==> flow/design.v <==
`timescale 1ns / 1ps
module clk_div(
   input wire sys_clk,
   input wire sys_clk_rst,
   output wire gen_clk, 
   output wire ps_clk, 
   output wire fsk_clk, 
   output wire gen_en,
   output wire ps_en,
   output wire fsk_en
);
   parameter fsk_div=5;
   parameter ps_div=fsk_div*16;
   parameter gen_div=ps_div*16;
   reg [$clog2(fsk_div)-1:0] fsk_cnt;
   reg [$clog2(ps_div)-1:0] ps_cnt;
   reg [$clog2(gen_div)-1:0] gen_cnt;
   reg gen_clk_reg;
   reg ps_clk_reg;
   reg fsk_clk_reg;
   assign gen_clk=gen_clk_reg;
   assign ps_clk=ps_clk_reg;
   assign fsk_clk=fsk_clk_reg;
   assign gen_en=~(gen_cnt<gen_div-1) & ~gen_clk_reg;
   assign ps_en=~(ps_cnt<ps_div-1) & ~ps_clk_reg;
   assign fsk_en=~(fsk_cnt<fsk_div-1) & ~fsk_clk_reg;
   always@(posedge sys_clk or posedge sys_clk_rst) begin
     if(sys_clk_rst) begin
       gen_cnt<=32'd0;
       ps_cnt<=32'd0;
       fsk_cnt<=32'd0;
       gen_clk_reg<=1'b0;
       ps_clk_reg<=1'b0;
       fsk_clk_reg<=1'b0;
     end
     else begin
       if(gen_cnt<gen_div-1) begin
         gen_cnt<=gen_cnt+32'd1;
         gen_clk_reg<=gen_clk_reg;
       end
       else begin
         gen_cnt<=32'd0;
         gen_clk_reg<=~gen_clk_reg;
       end
       if(ps_cnt<ps_div-1) begin
         ps_cnt<=ps_cnt+32'd1;
         ps_clk_reg<=ps_clk_reg;
       end
       else begin
         ps_cnt<=32'd0;
         ps_clk_reg<=~ps_clk_reg;
       end
       if(fsk_cnt<fsk_div-1) begin
         fsk_cnt<=fsk_cnt+32'd1;
         fsk_clk_reg<=fsk_clk_reg;
       end
       else begin
         fsk_cnt<=32'd0;
         fsk_clk_reg<=~fsk_clk_reg;
       end
     end
   end
endmodule
`timescale 1ns / 1ps
module sig_gen(
  input wire clk,
  input wire rst,
  input wire en,
  output wire [7:0] data_out
);
  reg [7:0] data_out_reg;
  assign data_out=data_out_reg;
  always@(posedge clk or posedge rst) begin
   if(rst) begin
    data_out_reg<=8'd0;
   end
   else if(en) begin
    data_out_reg<=data_out_reg+8'd1;
   end
  end
endmodule
`timescale 1ns / 1ps
module hamming_encode(
    input wire [7:0] bitstream,
    input wire clk,
    input wire rst,
    input wire en,
    output wire [15:0] hammingcode
);    
    reg [2:0] check1;
    reg [2:0] check2;
    reg [15:0] hammingcode_reg;
    assign hammingcode=hammingcode_reg;
always @(*) begin
    check1[2] <= bitstream[7] ^ bitstream[6] ^ bitstream[5];
    check1[1] <= bitstream[7] ^ bitstream[6] ^ bitstream[4];
    check1[0] <= bitstream[7] ^ bitstream[5] ^ bitstream[4];
    check2[2] <= bitstream[3] ^ bitstream[2] ^ bitstream[1];
    check2[1] <= bitstream[3] ^ bitstream[2] ^ bitstream[0];
    check2[0] <= bitstream[3] ^ bitstream[1] ^ bitstream[0];
end
always @(posedge clk or posedge rst) begin
    if (rst) begin
        hammingcode_reg <= 16'd0;
    end
    else if (en) hammingcode_reg <= {2'b11,bitstream[7:4], check1[2:0], bitstream[3:0], check2[2:0]};
end
endmodule
`timescale 1ns / 1ps
module P2S(
   input wire clk, 
   input wire rst,
   input wire en,
   input wire [15:0] din,
   output reg dout,
   output reg sig_valid
    );
    reg [3:0] cnt;
    always@(posedge clk or posedge rst) begin
      if(rst) begin
        cnt <= 4'd0;
        dout <= 1'b0;
        sig_valid <= 1'b0;
      end
      else if(en) begin
      if(din[15:14]==2'b11) begin
        dout <= din[15-cnt];
        sig_valid<=1'b1;
        if(cnt<=14) cnt <= cnt + 4'd1;
        else cnt <= 4'd0;
       end 
       else sig_valid<=1'b0;
      end
    end
endmodule
`timescale 1ns / 1ps
module fsk_modulate (
    input wire clk,
    input wire rst,
    input wire en,
    input wire bit_in,
    input wire sig_valid,
    output wire wave_out
);
    reg [3:0] cnt;
    reg wave_h, wave_l;
    always @(posedge clk or posedge rst) begin
		if (rst) begin
			cnt <= 4'b0000;
			wave_h <= 0;
			wave_l <= 0;
		end
		else if (en) begin
		 if(sig_valid) begin
			if(cnt == 4'b0111) begin
				wave_h <= ~wave_h;
				wave_l <= ~wave_l;
				cnt <= 4'b0000;
			end
			else if(~(cnt%4)) begin
				wave_h <= ~wave_h;
			end
			cnt <= cnt + 1;
		 end
		 else cnt<=4'b0;
		end
    end
    assign wave_out = bit_in?wave_h:wave_l;
endmodule
`timescale 1ns / 1ps
module fsk_demodulate(
   input wire clk,
   input wire rst,
   input wire en,
   input wire in,
   output reg out
 );
    reg [4:0] zeronum;
    reg [4:0] clknum;
    reg last,outreg;
    always@(posedge clk or posedge rst)
    begin
		if (rst) begin
			last<=0;
			zeronum<=0;
			clknum<=5'b0;
			outreg<=0;
			out<=0;
		end
		else if (en) begin
			clknum<=clknum+1;
			if(in!=last)
			begin
				zeronum<=zeronum+1;
			end
			if(clknum == 3) 
			begin
				if(zeronum > 1)
				begin
					outreg<=1;
				end
				else
				begin
					outreg<=0;
				end
			end 
			if(clknum == 15)
			begin
				clknum<=0;
				zeronum<=0;
				out<=outreg;
			end
			last<=in;
		end
    end
endmodule
`timescale 1ns / 1ps
module S2P(
  input wire clk, 
  input wire rst,
  input wire en,
  input wire din,
  output reg [13:0] hammingcode
    );
    reg [1:0] current;
    reg [1:0] next;
    parameter IDLE = 2'b00;
    parameter START = 2'b01;
    parameter RECEIVE = 2'b11;
    reg [13:0] temp_reg;
    reg current_bit;
    reg [15:0] cnt;
    reg flag; 
    always@(posedge clk or posedge rst) begin
      if(rst) begin
       current <= IDLE;
      end
      else if(en) begin
       current <= next;
      end
    end
    always@(*) begin
     case(current)
      IDLE:
        if(current_bit) next<=START;
        else next<=IDLE;
      START:
        if(current_bit) next<=RECEIVE;
        else next<=IDLE; 
      RECEIVE:begin
        if(cnt<13) begin
         next <= RECEIVE; 
        end
        else begin
         next <= IDLE;
        end
      end
      default:next <= IDLE;
     endcase
    end
    always@(posedge clk or posedge rst) begin
     if(rst) begin
      current_bit <= 1'b0;
      temp_reg <= 14'b0;
      cnt <= 16'd0;
      flag <= 1'b0;
      hammingcode <= 14'b0;
     end
     else if(en) begin
      current_bit<=din;
      case(current)
        IDLE:begin
         flag<=1'b0;
         temp_reg<=14'b0;
        end
        START:begin
         flag<=1'b0;
         temp_reg<=14'b0;
        end
        RECEIVE:begin
         temp_reg[13-cnt]<=current_bit;
         cnt<=cnt+16'd1;
         flag<=1'b0;
         if(cnt==13) begin
          flag<=1'b1;
          cnt<=16'd0;
         end
        end
        default:begin
         flag<=1'b0;
         temp_reg<=14'b0;
        end
      endcase
      if(flag) begin
       hammingcode <= temp_reg;
      end
     end
    end
endmodule
`timescale 1ns / 1ps
module hamming_decode(
    input [13:0] code,
    input clk,
    input rst,
    input en,
    output reg [7:0] bitstream
    );
    reg [2:0] check1;
    reg [2:0] check2;
always @(*) begin
    check1[2] <= code[13] ^ code[12] ^ code[11] ^ code[9];
    check1[1] <= code[13] ^ code[12] ^ code[10] ^ code[8];
    check1[0] <= code[13] ^ code[11] ^ code[10] ^ code[7];
    check2[2] <= code[6] ^ code[5] ^ code[4] ^ code[2];
    check2[1] <= code[6] ^ code[5] ^ code[3] ^ code[1];
    check2[0] <= code[6] ^ code[4] ^ code[3] ^ code[0];
end
always @(posedge clk or posedge rst) begin
     if (rst) begin
       bitstream <= 4'd0;
     end
     else if (en) begin
        case(check1)
            3'b111: bitstream[7:4] <= {~code[13], code[12:10]};
            3'b110: bitstream[7:4] <= {code[13], ~code[12], code[11:10]};
            3'b101: bitstream[7:4] <= {code[13:12], ~code[11], code[10]};
            3'b011: bitstream[7:4] <= {code[13:11], ~code[10]};
            default: bitstream[7:4] <= code[13:10];
        endcase
        case(check2)
            3'b111: bitstream[3:0] <= {~code[6], code[5:3]};
            3'b110: bitstream[3:0] <= {code[6], ~code[5], code[4:3]};
            3'b101: bitstream[3:0] <= {code[6:5], ~code[4], code[3]};
            3'b011: bitstream[3:0] <= {code[6:4], ~code[3]};
            default: bitstream[3:0] <= code[6:3];
        endcase
     end
end
endmodule
`timescale 1ns / 1ps
module Tx_top(
  input wire sys_clk,
  input wire sys_clk_rst,
  input wire rst,
  output wire [7:0] data_out, 
  output wire [15:0] hammingcode,
  output wire fsk_out 
);
  wire gen_clk;
  wire ps_clk;
  wire fsk_clk;
  wire gen_en;
  wire ps_en;
  wire fsk_en;
  clk_div my_clk_div(
   .sys_clk(sys_clk),
   .sys_clk_rst(sys_clk_rst),
   .gen_clk(gen_clk),
   .ps_clk(ps_clk),
   .fsk_clk(fsk_clk),
   .gen_en(gen_en),
   .ps_en(ps_en),
   .fsk_en(fsk_en)
  );
  sig_gen my_sig_gen(
    .clk(sys_clk),
    .en(gen_en),
    .rst(rst),
    .data_out(data_out)
  );
  hamming_encode my_hamming_encode(
    .bitstream(data_out),
    .clk(sys_clk),
    .en(gen_en),
    .rst(rst),
    .hammingcode(hammingcode)
  );
  wire dout;
  wire sig_valid;
  P2S my_P2S(
    .clk(sys_clk),
    .en(ps_en),
    .rst(rst),
    .din(hammingcode),
    .dout(dout),
    .sig_valid(sig_valid)
  );
  fsk_modulate my_fsk_modulate(
    .clk(sys_clk),
    .en(fsk_en),
    .rst(rst),
    .bit_in(dout),
    .sig_valid(sig_valid),
    .wave_out(fsk_out)
  );
endmodule
`timescale 1ns / 1ps
module Rx_top(
  input wire sys_clk,
  input wire sys_clk_rst,
  input wire rst,
  input wire bit_in, 
  output wire [13:0] hammingcode,
  output wire [7:0] sig_out
);
  wire gen_clk;
  wire ps_clk;
  wire fsk_clk;
  wire gen_en;
  wire ps_en;
  wire fsk_en;
  clk_div my_clk_div(
   .sys_clk(sys_clk),
   .sys_clk_rst(sys_clk_rst),
   .gen_clk(gen_clk),
   .ps_clk(ps_clk),
   .fsk_clk(fsk_clk),
   .gen_en(gen_en),
   .ps_en(ps_en),
   .fsk_en(fsk_en)
  );
  wire de_fsk_out;
  fsk_demodulate my_fsk_demodulate(
    .clk(sys_clk),
    .en(fsk_en),
    .rst(rst),
    .in(bit_in),
    .out(de_fsk_out)
  );
  S2P my_S2P(
    .clk(sys_clk),
    .en(ps_en),
    .rst(rst),
    .din(de_fsk_out),
    .hammingcode(hammingcode)
  );
  hamming_decode my_hamming_decode(
    .code(hammingcode),
    .clk(sys_clk),
    .en(gen_en),
    .rst(rst),
    .bitstream(sig_out)
  );
endmodule
`timescale 1ns / 1ps
module comm_top(
  input wire sys_clk,
  input wire sys_clk_rst,
  input wire rst,
  input wire bit_in, 
  output wire bit_out, 
  output wire [7:0] data_trans, 
  output wire [7:0] data_recev 
);
  wire [15:0] en_hamming_code; 
  wire [13:0] de_hamming_code; 
Tx_top my_Tx_top(
  .sys_clk(sys_clk),
  .sys_clk_rst(sys_clk_rst),
  .rst(rst),
  .data_out(data_trans), 
  .hammingcode(en_hamming_code),
  .fsk_out(bit_out) 
);
Rx_top my_Rx_top(
  .sys_clk(sys_clk),
  .sys_clk_rst(sys_clk_rst),
  .rst(rst),
  .bit_in(bit_in), 
  .hammingcode(de_hamming_code),
  .sig_out(data_recev) 
);
endmodule
# Reports on comm_top
# Tool output for the design above before and after an edit, in the order of the flow.
# Lines under "before" count in the file above, lines under "after" in the edited file.
# "delta" is "after" less "before", of the values as shown.
# Cell names lack the library's common part.
design:
  top_module: "comm_top"
  clock: "sys_clk"
  cell_library: "sky130hd"
  lib_corner: "tt_025C_1v80"

# Diff
# The edit as a unified diff against the file above.
# The edit is scripted, without regard to the design's behaviour, which it may alter; it was not made to optimise anything.
# begin of diff
@@ -176,5 +176,5 @@
    output reg out
  );
-    reg [4:0] zeronum;
+    reg [5:0] zeronum;
     reg [4:0] clknum;
     reg last,outreg;
# end of diff

# Word level
# Yosys after proc, flatten, opt, wreduce and memory -nomap, before mapping. Memory bits, and registers merged into a memory's read port (data or address), are not among the register bits. Print and check cells are not counted. Equal cells are merged and count once.
word_totals:
  columns: ["element", "before", "after", "delta"]
  rows:
  - ["register_bits", 152, 153, 1]
  - ["inputBits", 4, 4, 0]
  - ["output_inout_bits", 17, 17, 0]
  - ["wordCells", 172, 172, 0]
op_classes:
  columns: ["element", "before", "after", "delta"]
  rows:
  - ["n_addsub", 15, 15, 0]
  - ["cmp", 9, 9, 0]
  - ["eq_ne", 16, 16, 0]
  - ["shift", 3, 3, 0]
  - ["n_mux", 26, 26, 0]
  - ["n_logic", 58, 58, 0]
  - ["n_reduce_logical", 12, 12, 0]
op_table:
  columns: ["cell", "before", "after", "delta"]
  rows:
  - ["5-bit 2-to-1 mux", 3, 1, -2]
  - ["6-bit 2-to-1 mux", 0, 2, 2]
  - ["5-bit by 1-bit adder with 5-bit output (second input constant)", 2, 1, -1]
  - ["5-bit by 1-bit > comparator with 1-bit output (second input constant)", 1, 0, -1]
  - ["6-bit by 1-bit adder with 6-bit output (second input constant)", 0, 1, 1]
  - ["6-bit by 1-bit > comparator with 1-bit output (second input constant)", 0, 1, 1]
  - ["1-bit XOR", 26, 26, 0]
  - ["1-bit NOT", 22, 22, 0]
  - ["1-bit 2-to-1 mux", 8, 8, 0]
  - ["1-bit bitwise AND", 6, 6, 0]
  - ["3-bit == test (second input constant)", 6, 6, 0]
  - ["2-bit AND reduction", 6, 6, 0]
  - ["11-bit by 1-bit adder with 11-bit output (second input constant)", 2, 2, 0]
  - ["3-bit by 1-bit adder with 3-bit output (second input constant)", 2, 2, 0]
  - ["4-bit by 1-bit adder with 4-bit output (second input constant)", 2, 2, 0]
  - ["7-bit by 1-bit adder with 7-bit output (second input constant)", 2, 2, 0]
  - ["2-bit == test (second input constant)", 2, 2, 0]
  - ["3-bit by 2-bit == test with 1-bit output (second input constant)", 2, 2, 0]
  - ["11-bit less-than comparator (second input constant)", 2, 2, 0]
  - ["3-bit less-than comparator (second input constant)", 2, 2, 0]
  - ["7-bit less-than comparator (second input constant)", 2, 2, 0]
  - ["11-bit 2-to-1 mux", 2, 2, 0]
  - ["2-bit 2-to-1 mux", 2, 2, 0]
  - ["3-bit 2-to-1 mux", 2, 2, 0]
  - ["4-bit 2-to-1 mux", 2, 2, 0]
  - ["7-bit 2-to-1 mux", 2, 2, 0]
  - ["4-bit case mux with 4-bit select", 2, 2, 0]
  - ["3-bit AND reduction", 2, 2, 0]
# Not every row of either side is listed.

# Logic depth
# Yosys ltp: most cells in a row. Word level: on the elaborated netlist, between registers, memories and ports. Mapped: between sequential cells and ports; inverters and the memories' decode and read muxes count.
logic_depth:
  columns: ["element", "before", "after", "delta"]
  rows:
  - ["depth_word", 7, 7, 0]
  - ["abc_area", "0", "0", null]
  - ["mapped_depth", 15, 13, -2]
  - ["mapped_depth_nobuf", 13, 13, 0]

# Mapped cells and area
# Source: synth_stat.txt of the flow (Yosys; design flattened, memories mapped). It holds for the ABC_AREA given above (unset counts as 0); a run with the other value may have another netlist.
by_type:
  columns: ["type", "before", "after", "delta"]
  rows:
  - ["nand2_1", 112, 133, 21]
  - ["and3_1", 20, 7, -13]
  - ["o311ai_1", 0, 13, 13]
  - ["a21oi_1", 22, 11, -11]
  - ["nor2_1", 79, 69, -10]
  - ["o211ai_1", 7, 17, 10]
  - ["nand2b_1", 6, 14, 8]
  - ["o2111ai_1", 7, 0, -7]
  - ["clkbuf_1", 31, 25, -6]
  - ["nand3_1", 37, 42, 5]
  - ["o21ai_0", 28, 33, 5]
  - ["and2_1", 7, 12, 5]
  - ["o22ai_1", 5, 0, -5]
  - ["xor2_1", 45, 48, 3]
  - ["a32oi_1", 4, 1, -3]
  - ["a211oi_1", 2, 5, 3]
  - ["or2_1", 1, 4, 3]
  - ["a31o_2", 0, 3, 3]
# Not every row of either side is listed.
mapped:
  columns: ["element", "before", "after", "delta"]
  rows:
  - ["stdcells", 808, 834, 26]
  - ["yosys_area_mm2", 0.0080214, 0.0081628, 0.0001414]
  - ["ff_cells", 153, 154, 1]
  - ["buffers", 42, 34, -8]
# The figures by module come from a second, unflattened synthesis with its own total; it is not the netlist above.
hier_totals:
  columns: ["element", "before", "after", "delta"]
  rows:
  - ["cells_unflattened", 875, 872, -3]
  - ["area_unflattened_mm2", 0.0090011, 0.0089774, -0.0000237]
# Rows give one instance, submodules left out.
modules_before:
  columns: ["module", "instances", "cells", "area_mm2", "seq_area_mm2"]
  rows:
  - ["S2P", 1, 367, 0.0034608, 0.0012274]
  - ["clk_div", 2, 103, 0.0011111, 0.0006006]
  - ["hamming_decode", 1, 92, 0.0007945, 0.0002002]
  - ["fsk_demodulate", 1, 68, 0.0007294, 0.0003253]
  - ["hamming_encode", 1, 40, 0.0007057, 0.0003754]
  - ["P2S", 1, 48, 0.0004529, 0.0001501]
  - ["sig_gen", 1, 27, 0.0003453, 0.0002002]
  - ["fsk_modulate", 1, 27, 0.0002903, 0.0001501]
  - ["Rx_top", 1, 0, 0, 0]
  - ["Tx_top", 1, 0, 0, 0]
  - ["comm_top", 1, 0, 0, 0]
modules_after:
  columns: ["module", "instances", "cells", "area_mm2", "seq_area_mm2"]
  rows:
  - ["S2P", 1, 367, 0.0034608, 0.0012274]
  - ["clk_div", 2, 103, 0.0011111, 0.0006006]
  - ["hamming_decode", 1, 92, 0.0007945, 0.0002002]
  - ["fsk_demodulate", 1, 65, 0.0007057, 0.0003503]
  - ["hamming_encode", 1, 40, 0.0007057, 0.0003754]
  - ["P2S", 1, 48, 0.0004529, 0.0001501]
  - ["sig_gen", 1, 27, 0.0003453, 0.0002002]
  - ["fsk_modulate", 1, 27, 0.0002903, 0.0001501]
  - ["Rx_top", 1, 0, 0, 0]
  - ["Tx_top", 1, 0, 0, 0]
  - ["comm_top", 1, 0, 0, 0]

# Worst setup path after synthesis
# Path of least setup slack by OpenSTA after synthesis, without wires, with an ideal clock, recovery checks aside; 20% of the period is set as input and as output delay. Where synthesis merged equal registers, the netlist keeps one of their names.
synth_path:
  columns: ["element", "before", "after", "delta"]
  rows:
  - ["kind", "reg2reg", "reg2reg", null]
  - ["start", "register my_Rx_top.my_S2P.cnt[1]", "register my_Rx_top.my_S2P.cnt[1]", null]
  - ["end", "register my_Rx_top.my_S2P.temp_reg[9]", "register my_Rx_top.my_S2P.temp_reg[2]", null]
  - ["tclk_ps", 10000, 10000, 0]
  - ["setup_time_ps", 137, 138, 1]
  - ["t_arrival_ps", 3351, 3333, -18]
  - ["path_slack_ps", 6512, 6529, 17]
  - ["delay_ps", 3488, 3471, -17]
  - ["path_stages", 16, 14, -2]
  - ["period_less_setup_slack_ps", 3488, 3471, -17]
# "delay_ps" = arrival - input delay + setup time.
# "path_stages": output pins that drive a net of the path, with the launching flip-flop's if there is one; two outputs of one cell count as two.
# "period_less_setup_slack_ps" = period - worst setup slack (recovery checks aside). The figure is calculated, with input and output delays left at 20% of the set period.
# Between the ends stands the longest chain of elaborated cells between them, by number of cells; it is not shown to be the way that was timed. Of several equally long chains one is given.
# A line is the first line of the expression or statement that the cell stems from. Yosys adds cells for indexed reads and writes and turns some case tables into memories.
# At most two assigning lines are given for a register; there are more.
# Lines with a computed index may be missing from the assigning lines.
synth_via_before:
  cell_sequence: "dfrtp_1 -> ha_1 -> buf_2 -> a2111oi_4 -> nand3_2 -> nor4b_2 -> o2111ai_1 -> nor3_1 -> ha_1 -> inv_1 -> nor3_1 -> a32o_1 -> clkbuf_1 -> o2111ai_1 -> a21oi_1 -> o32ai_2"
  elab_chain_len: 7
  cells_between: 8
  lines_between: 2
synth_rtl_before:
  columns: ["element", "line", "source"]
  rows:
  - ["start, declared", 232, "reg [15:0] cnt;"]
  - ["start, assigned", 265, "cnt <= 16'd0;"]
  - ["start, assigned", 282, "cnt<=cnt+16'd1;"]
  - ["4-bit by 16-bit subtractor with 17-bit output", 281, "temp_reg[13-cnt]<=current_bit;"]
  - ["32-bit negator with 33-bit output", 281, null]
  - ["1-bit by 33-bit variable shift with 14-bit output", 281, null]
  - ["14-bit NOT", 281, null]
  - ["14-bit bitwise AND", 281, null]
  - ["14-bit bitwise OR", 281, null]
  - ["14-bit 2-to-1 mux", 271, "case(current)"]
  - ["end, assigned", 264, "temp_reg <= 14'b0;"]
  - ["end, assigned", 274, "temp_reg<=14'b0;"]
  - ["end, declared", 230, "reg [13:0] temp_reg;"]
synth_via_after:
  cell_sequence: "dfrtp_1 -> ha_1 -> buf_2 -> a211o_1 -> nor4_1 -> xor2_1 -> and4_4 -> and2_1 -> ha_1 -> nand2_1 -> nor4bb_1 -> nand4_1 -> o311ai_1 -> o211ai_1"
  elab_chain_len: 7
  cells_between: 8
  lines_between: 2
synth_rtl_after:
  columns: ["element", "line", "source"]
  rows:
  - ["start, declared", 232, "reg [15:0] cnt;"]
  - ["start, assigned", 265, "cnt <= 16'd0;"]
  - ["start, assigned", 282, "cnt<=cnt+16'd1;"]
  - ["4-bit by 16-bit subtractor with 17-bit output", 281, "temp_reg[13-cnt]<=current_bit;"]
  - ["32-bit negator with 33-bit output", 281, null]
  - ["1-bit by 33-bit variable shift with 14-bit output", 281, null]
  - ["14-bit NOT", 281, null]
  - ["14-bit bitwise AND", 281, null]
  - ["14-bit bitwise OR", 281, null]
  - ["14-bit 2-to-1 mux", 271, "case(current)"]
  - ["end, assigned", 264, "temp_reg <= 14'b0;"]
  - ["end, assigned", 274, "temp_reg<=14'b0;"]
  - ["end, declared", 230, "reg [13:0] temp_reg;"]

# Timing after layout
# Path of least setup slack in the final report of each run of set A (OpenROAD, finished layout, wires in). Where an end is a register, its clock arrival counts in the times.
# The report prints the path's times to 10 ps; the period is as set.
layout_path:
  columns: ["element", "before", "after", "delta"]
  rows:
  - ["kind", "reg2reg", "reg2reg", null]
  - ["start", "register my_Rx_top.my_S2P.cnt[1]", "register my_Rx_top.my_S2P.cnt[1]", null]
  - ["end", "register my_Rx_top.my_S2P.temp_reg[3]", "register my_Rx_top.my_S2P.temp_reg[1]", null]
  - ["tclk_ps", 4200, 4200, 0]
  - ["setup_time_ps", 110, 90, -20]
  - ["t_arrival_ps", 4130, 4130, 0]
  - ["path_slack_ps", 370, 390, 20]
  - ["path_stages", 15, 13, -2]
# Between the ends stands the longest chain of elaborated cells between them, by number of cells; it is not shown to be the way that was timed. Of several equally long chains one is given.
# At most two assigning lines are given for a register; there are more.
# Lines with a computed index may be missing from the assigning lines.
layout_via_before:
  cell_sequence: "dfrtp_1 -> ha_1 -> a2111oi_4 -> nand3_2 -> nor4b_2 -> o2111ai_1 -> nor3_1 -> ha_1 -> inv_1 -> nor3_1 -> a32o_1 -> buf_4 -> nand3_1 -> o211ai_1 -> nand2_1"
  elab_chain_len: 7
  cells_between: 8
  lines_between: 2
layout_rtl_before:
  columns: ["element", "line", "source"]
  rows:
  - ["start, declared", 232, "reg [15:0] cnt;"]
  - ["start, assigned", 265, "cnt <= 16'd0;"]
  - ["start, assigned", 282, "cnt<=cnt+16'd1;"]
  - ["4-bit by 16-bit subtractor with 17-bit output", 281, "temp_reg[13-cnt]<=current_bit;"]
  - ["32-bit negator with 33-bit output", 281, null]
  - ["1-bit by 33-bit variable shift with 14-bit output", 281, null]
  - ["14-bit NOT", 281, null]
  - ["14-bit bitwise AND", 281, null]
  - ["14-bit bitwise OR", 281, null]
  - ["14-bit 2-to-1 mux", 271, "case(current)"]
  - ["end, assigned", 264, "temp_reg <= 14'b0;"]
  - ["end, assigned", 274, "temp_reg<=14'b0;"]
  - ["end, declared", 230, "reg [13:0] temp_reg;"]
layout_via_after:
  cell_sequence: "dfrtp_1 -> ha_1 -> a211oi_2 -> nand2_1 -> a221oi_1 -> and4_4 -> and2_1 -> ha_1 -> nand2_1 -> nor4bb_4 -> nand4_1 -> or2_1 -> o211ai_1"
  elab_chain_len: 7
  cells_between: 8
  lines_between: 2
layout_rtl_after:
  columns: ["element", "line", "source"]
  rows:
  - ["start, declared", 232, "reg [15:0] cnt;"]
  - ["start, assigned", 265, "cnt <= 16'd0;"]
  - ["start, assigned", 282, "cnt<=cnt+16'd1;"]
  - ["4-bit by 16-bit subtractor with 17-bit output", 281, "temp_reg[13-cnt]<=current_bit;"]
  - ["32-bit negator with 33-bit output", 281, null]
  - ["1-bit by 33-bit variable shift with 14-bit output", 281, null]
  - ["14-bit NOT", 281, null]
  - ["14-bit bitwise AND", 281, null]
  - ["14-bit bitwise OR", 281, null]
  - ["14-bit 2-to-1 mux", 271, "case(current)"]
  - ["end, assigned", 264, "temp_reg <= 14'b0;"]
  - ["end, assigned", 274, "temp_reg<=14'b0;"]
  - ["end, declared", 230, "reg [13:0] temp_reg;"]

# Measured runs
# Runs of the flow (Yosys, OpenROAD) on both versions; the two runs of a pair have the same settings. The constraints put input and output delay at 20% of the set period each and load the outputs with 0.01 pF.
flow_settings_set_A:
  CORE_UTILIZATION: 40
  period_ns: 4.2
  CAP_MARGIN: 20
  CORE_MARGIN: 2
  SLEW_MARGIN: 20
measured_set_A:
  columns: ["element", "before", "after", "delta"]
  rows:
  - ["yosys_chip_area_mm2", 0.0080214, 0.0081628, 0.0001414]
  - ["dieArea_mm2", 0.0212023, 0.0215664, 0.0003641]
  - ["layout_utilization_pct", 46.2, 46.0, -0.2]
  - ["timing.setup.ws_ps", 371, 394, 23]
  - ["timing.setup.tns_ps", 0, 0, 0]
  - ["final_hold_ws_ps", 432, 427, -5]
  - ["power_w", 0.003053, 0.003129, 0.000076]
  - ["period_less_ws_ps", 3829, 3806, -23]
# "period_less_ws_ps" means the clock period less the worst setup slack. The figure is calculated, with input and output delays left at 20% of the set period.
# "power_w" rests on the timing tool's default activity at the inputs, not on a simulated workload.
